==> flow/design.v <==
module RandomNumberGenerator(clk, rst, load, key_x, seed_r, seed_g, seed_b, Rout, Gout, Bout, Key_ready);
    input wire clk;
    input wire rst;
    input wire load;                  
    input wire [15:0] key_x;          
    input wire [15:0] seed_r;         
    input wire [15:0] seed_g;
    input wire [15:0] seed_b;
    output reg [7:0] Rout;
    output reg [7:0] Gout;
    output reg [7:0] Bout;
    output reg Key_ready;
    wire Rout_bit;
    wire Gout_bit;
    wire Bout_bit;
    reg[15:0] Rlfsr;
    reg[15:0] Glfsr;
    reg[15:0] Blfsr;
    reg [2:0] bit_count;
    wire Rfeedback_lfsr;
    wire Gfeedback_lfsr;
    wire Bfeedback_lfsr;
    wire Rout_lfsr;
    wire Gout_lfsr;
    wire Bout_lfsr;
    reg signed [15:0] x; 
    reg signed [31:0] x_square; 
    reg signed [31:0] x_mult;  
    reg signed [15:0] x_next;
    wire out_chaotic;
    assign Rfeedback_lfsr = Rlfsr[15] ^ Rlfsr[13] ^ Rlfsr[12] ^ Rlfsr[10]; 
    assign Gfeedback_lfsr = Glfsr[15] ^ Glfsr[13] ^ Glfsr[12] ^ Glfsr[10]; 
    assign Bfeedback_lfsr = Blfsr[15] ^ Blfsr[13] ^ Blfsr[12] ^ Blfsr[10]; 
    assign Rout_lfsr = Rlfsr[15];
    assign Gout_lfsr = Glfsr[15];
    assign Bout_lfsr = Blfsr[15];
    assign out_chaotic = x_next[15];
    assign Rout_bit = Rout_lfsr ^ out_chaotic;
    assign Gout_bit = Gout_lfsr ^ out_chaotic;
    assign Bout_bit = Bout_lfsr ^ out_chaotic;
    always @(posedge clk or posedge rst) begin
        if (rst) begin
            Rlfsr <= 16'b0000000000000001;
            Glfsr <= 16'b0000000000000010;
            Blfsr <= 16'b0000000000000011;
            x <= 16'sh7EF0;                          
            Rout <= 8'b0;
            Gout <= 8'b0;
            Bout <= 8'b0;
            Key_ready <= 0;
            bit_count <=0;
            x_square <= 0;
            x_next <= 0;
            x_mult <= 0;
        end
        else if (load) begin
            Rlfsr <= seed_r;
            Glfsr <= seed_g;
            Blfsr <= seed_b;
            x <= key_x;
            Rout <= 8'b0;
            Gout <= 8'b0;
            Bout <= 8'b0;
            Key_ready <= 0;
            bit_count <=0;
            x_square <= 0;
            x_next <= 0;
            x_mult <= 0;
        end
        else begin
            Rlfsr <= {Rlfsr[14:0], Rfeedback_lfsr};
            Glfsr <= {Glfsr[14:0], Gfeedback_lfsr};
            Blfsr <= {Blfsr[14:0], Bfeedback_lfsr};
            Rout <= {Rout[6:0], Rout_bit};
            Gout <= {Gout[6:0], Gout_bit};
            Bout <= {Bout[6:0], Bout_bit};
            if (bit_count == 3'd7) begin
                Key_ready <= 1;   
                bit_count <= 0;
            end 
            else begin
                Key_ready <= 0;
                bit_count <= bit_count + 1;
            end
            x_square <= x * x;                        
            x_mult <= x_square <<< 1;                 
            x_next <= 16'sh7FFF - x_mult[30:15];      
            x <= x_next;
        end
    end
endmodule
Reports on RandomNumberGenerator --
Tool output for the design above, in the order of the flow. Lines are those of the file above, counted from 1. Operators: Yosys type, input widths -> output width; for muxes data width and select width s. Cell names lack the library's common part. A cell with -- has no value.
Inputs: top module RandomNumberGenerator, clock input clk, standard-cell library sky130hd, timing corner tt_025C_1v80

Elaborated design --
Source: Yosys, flattened and elaborated, memories not mapped. Widths are those after wreduce; folded enables and synchronous resets count as part of the registers. Registers that Yosys merges into a memory's read port (data or address) are not register bits. Print and check cells do not count. Equal cells are merged and count once.
Storage and ports: register bits 169, bits of input ports 67, word-level cells 42
Cells by class: add/sub/neg operators 2, multipliers 1, equal/unequal tests 1, muxes and demuxes 14, bitwise logic cells 12
Operators by type and width (number):
- $mul 16x16->30 | 1
- $mux 16 | 5
- $mux 31 | 1
- $mux 30 | 1
- $mux 8 | 3
- $sub 15x16->16 const A | 1
- $xor 1x1->1 | 12
- $mux 3 | 2
- $add 3x1->3 const B | 1
- $eq 3x3->1 const B | 1
- $mux 1 | 2

Longest topological paths --
Yosys ltp: most cells in a row. Word level: on the elaborated netlist, between registers, memories and ports. Mapped: between sequential cells and ports; inverters and the memories' decode and read muxes count.
Depth: depth in word-level cells 4, ABC_AREA 0, mapped depth 24

Synthesis result --
Source: synth_stat.txt of the flow (Yosys; design flattened, memories mapped). It holds for the ABC_AREA given above (unset counts as 0); a run with the other value may have another netlist. The area totals of this step are shown rounded.
Cells by type:
- fa_1 | number 223, area in all 4.46E+03 um^2
- dfrtp_1 | number 126, area in all 3.15E+03 um^2
- inv_1 | number 313, area in all 1.17E+03 um^2
- ha_1 | number 85, area in all 1063.52 um^2
- mux2_2 | number 64, area in all 720.691 um^2
- dfstp_2 | number 14, area in all 367.853 um^2
- xnor2_1 | number 34, area in all 297.786 um^2
- nand2_1 | number 79, area in all 296.534 um^2
- nor2b_1 | number 45, area in all 281.52 um^2
- nor2_1 | number 66, area in all 247.738 um^2
- and2_1 | number 36, area in all 225.216 um^2
- clkbuf_1 | number 30, area in all 112.608 um^2
- a21oi_1 | number 14, area in all 70.067 um^2
- nor3_1 | number 12, area in all 60.058 um^2
- o21ai_0 | number 12, area in all 60.058 um^2
- a21o_1 | number 7, area in all 52.55 um^2
- xor2_1 | number 6, area in all 52.55 um^2
- nand2b_1 | number 6, area in all 37.536 um^2
Other cell types: 25; their cells: 45.
Mapped netlist: mapped cells 1217, mapped area 0.013 mm^2, area of sequential cells 0.0035 mm^2, flip-flop cells 140

Timing after synthesis --
Source: OpenSTA report_checks on the synthesized netlist (no wires, ideal clock, input and output delay 20% of the period each), path of least setup slack; recovery checks are left aside. Register names are those of the netlist, which keeps one name where synthesis merged equal registers.
Timing after synthesis: path type flip-flop to flip-flop, start point register x[15], end point register x_square[28], period 10.0 ns, library setup time 0.128 ns, data arrival time 5.956 ns, data required time 9.872 ns, path slack 3.917 ns, delay of the path 6.084 ns, stages on the path 19, path buffers 1, period reached after synthesis 6.083 ns
"delay of the path" is the arrival time less input delay plus setup time. "stages on the path": output pins that drive a net of the path, with the launching flip-flop's if there is one; two outputs of one cell count as two. "period reached after synthesis" = period - worst setup slack (recovery checks aside). The figure is calculated, with input and output delays left at 20% of the set period. The rows between start and end are the longest chain of elaborated cells between them; the timing report does not say that the signal goes this way. Where chains are equally long, one stands for them. Each line given opens the expression or statement behind the cell; cells for indexed reads and writes are added by Yosys, which also makes memories of some case tables. A register here has more assigning lines than the two given.
Between the ends, after synthesis: cell sequence dfrtp_1 -> inv_1 -> buf_1 -> nor2_1 -> fa_1 -> inv_1 -> fa_1 -> inv_1 -> fa_1 -> fa_1 -> fa_1 -> fa_1 -> ha_1 -> and3_1 -> a22o_1 -> a21oi_2 -> a211oi_4 -> o41ai_2 -> mux2_1, length of the longest elaborated chain 2, elaborated cells between the ends (all ways) 2, RTL lines with such cells 2, those cells by class mul (1); mux (1)
Ends and longest elaborated chain, after synthesis:
- from (decl) | line 26 | reg signed [15:0] x;
- from (assign) | line 60 | x <= key_x;
- from (assign) | line 88 | x <= x_next;
- $mul 16x16->30 | line 85 | x_square <= x * x;
- $mux 30 | line 56 | else if (load) begin
- to (assign) | line 52 | x_square <= 0;
- to (assign) | line 85

Worst path after layout --
Path of least setup slack in the final report of flow run 1 (OpenROAD, finished layout, wires in). Where an end is a register, its clock arrival counts in the times.
Timing post-layout: path type flip-flop to flip-flop, start point register x[11], end point register x_square[28], period 4.91 ns, library setup time 0.12 ns, data arrival time 6.41 ns, data required time 5.22 ns, path slack -1.18 ns, stages on the path 18, path buffers 2
The rows between start and end are the longest chain of elaborated cells between them; the timing report does not say that the signal goes this way. Where chains are equally long, one stands for them. A register here has more assigning lines than the two given.
Between the ends, post-layout: cell sequence dfstp_2 -> buf_4 -> buf_4 -> inv_1 -> ha_1 -> xnor2_1 -> fa_1 -> fa_1 -> fa_1 -> fa_1 -> fa_1 -> ha_4 -> and3_4 -> a22o_4 -> a21oi_4 -> a211oi_4 -> o41ai_2 -> mux2_1, length of the longest elaborated chain 2, elaborated cells between the ends (all ways) 2, RTL lines with such cells 2, those cells by class mul (1); mux (1)
Ends and longest elaborated chain, post-layout:
- from (decl) | line 26 | reg signed [15:0] x;
- from (assign) | line 60 | x <= key_x;
- from (assign) | line 88 | x <= x_next;
- $mul 16x16->30 | line 85 | x_square <= x * x;
- $mux 30 | line 56 | else if (load) begin
- to (assign) | line 52 | x_square <= 0;
- to (assign) | line 85

Memo
Re: implementation data of RandomNumberGenerator

RandomNumberGenerator through Yosys and OpenROAD on sky130hd: 3 stored runs, unordered, with their settings and measured results. The constraints put input and output delay at 20% of the set period each and load the outputs with 0.01 pF.
By "critical path time" is meant the share of the clock period that the worst setup path is allowed (20% is reserved at inputs, 20% at outputs), minus its slack. Clock arrival times at its registers enter into it.
Results are given in rounded form.

* Flow run 1 | settings: ABC_AREA 0; CELL_PAD_IN_SITES_DETAIL_PLACEMENT 0; CELL_PAD_IN_SITES_GLOBAL_PLACEMENT 1; CORE_ASPECT_RATIO 0.62; CORE_UTILIZATION 23; GPL_ROUTABILITY_DRIVEN 1; GPL_TIMING_DRIVEN 1; MAX_ROUTING_LAYER met5; MIN_ROUTING_LAYER met2; PLACE_DENSITY 0.78; SETUP_SLACK_MARGIN 1.33; TNS_END_PERCENT 100; period_ns 4.91; CAP_MARGIN 20; CORE_MARGIN 2; SLEW_MARGIN 20 | results: standard-cell area after layout 0.018 mm^2; total negative slack -15 ns; utilization after layout 0.32; full die area 0.059 mm^2; smallest hold slack 0.38 ns; cell area after synthesis 0.013 mm^2; critical path time 6.09 ns; type of the worst setup path flip-flop to flip-flop; worst setup slack after layout -1.2 ns
* Flow run 2 | settings: ABC_AREA 1; CAP_MARGIN 0; CORE_UTILIZATION 23; CTS_CLUSTER_SIZE 79; GPL_ROUTABILITY_DRIVEN 0; HOLD_SLACK_MARGIN 0.2; SLEW_MARGIN 10; TNS_END_PERCENT 5; period_ns 10.0; CORE_MARGIN 2 | results: cell area after synthesis 0.014 mm^2; standard-cell area after layout 0.016 mm^2; full die area 0.063 mm^2; worst setup slack after layout 3.8 ns; total negative slack 0.000 ns; utilization after layout 0.27; critical path time 6.23 ns; type of the worst setup path flip-flop to flip-flop; smallest hold slack 0.38 ns
* Flow run 3 | settings: CELL_PAD_IN_SITES_GLOBAL_PLACEMENT 2; CORE_UTILIZATION 68; MAX_ROUTING_LAYER met5; PLACE_DENSITY 0.95; SETUP_SLACK_MARGIN 0.03; period_ns 6.86; CAP_MARGIN 20; CORE_MARGIN 2; SLEW_MARGIN 20 | not finished: placement ended with error GPL-0301
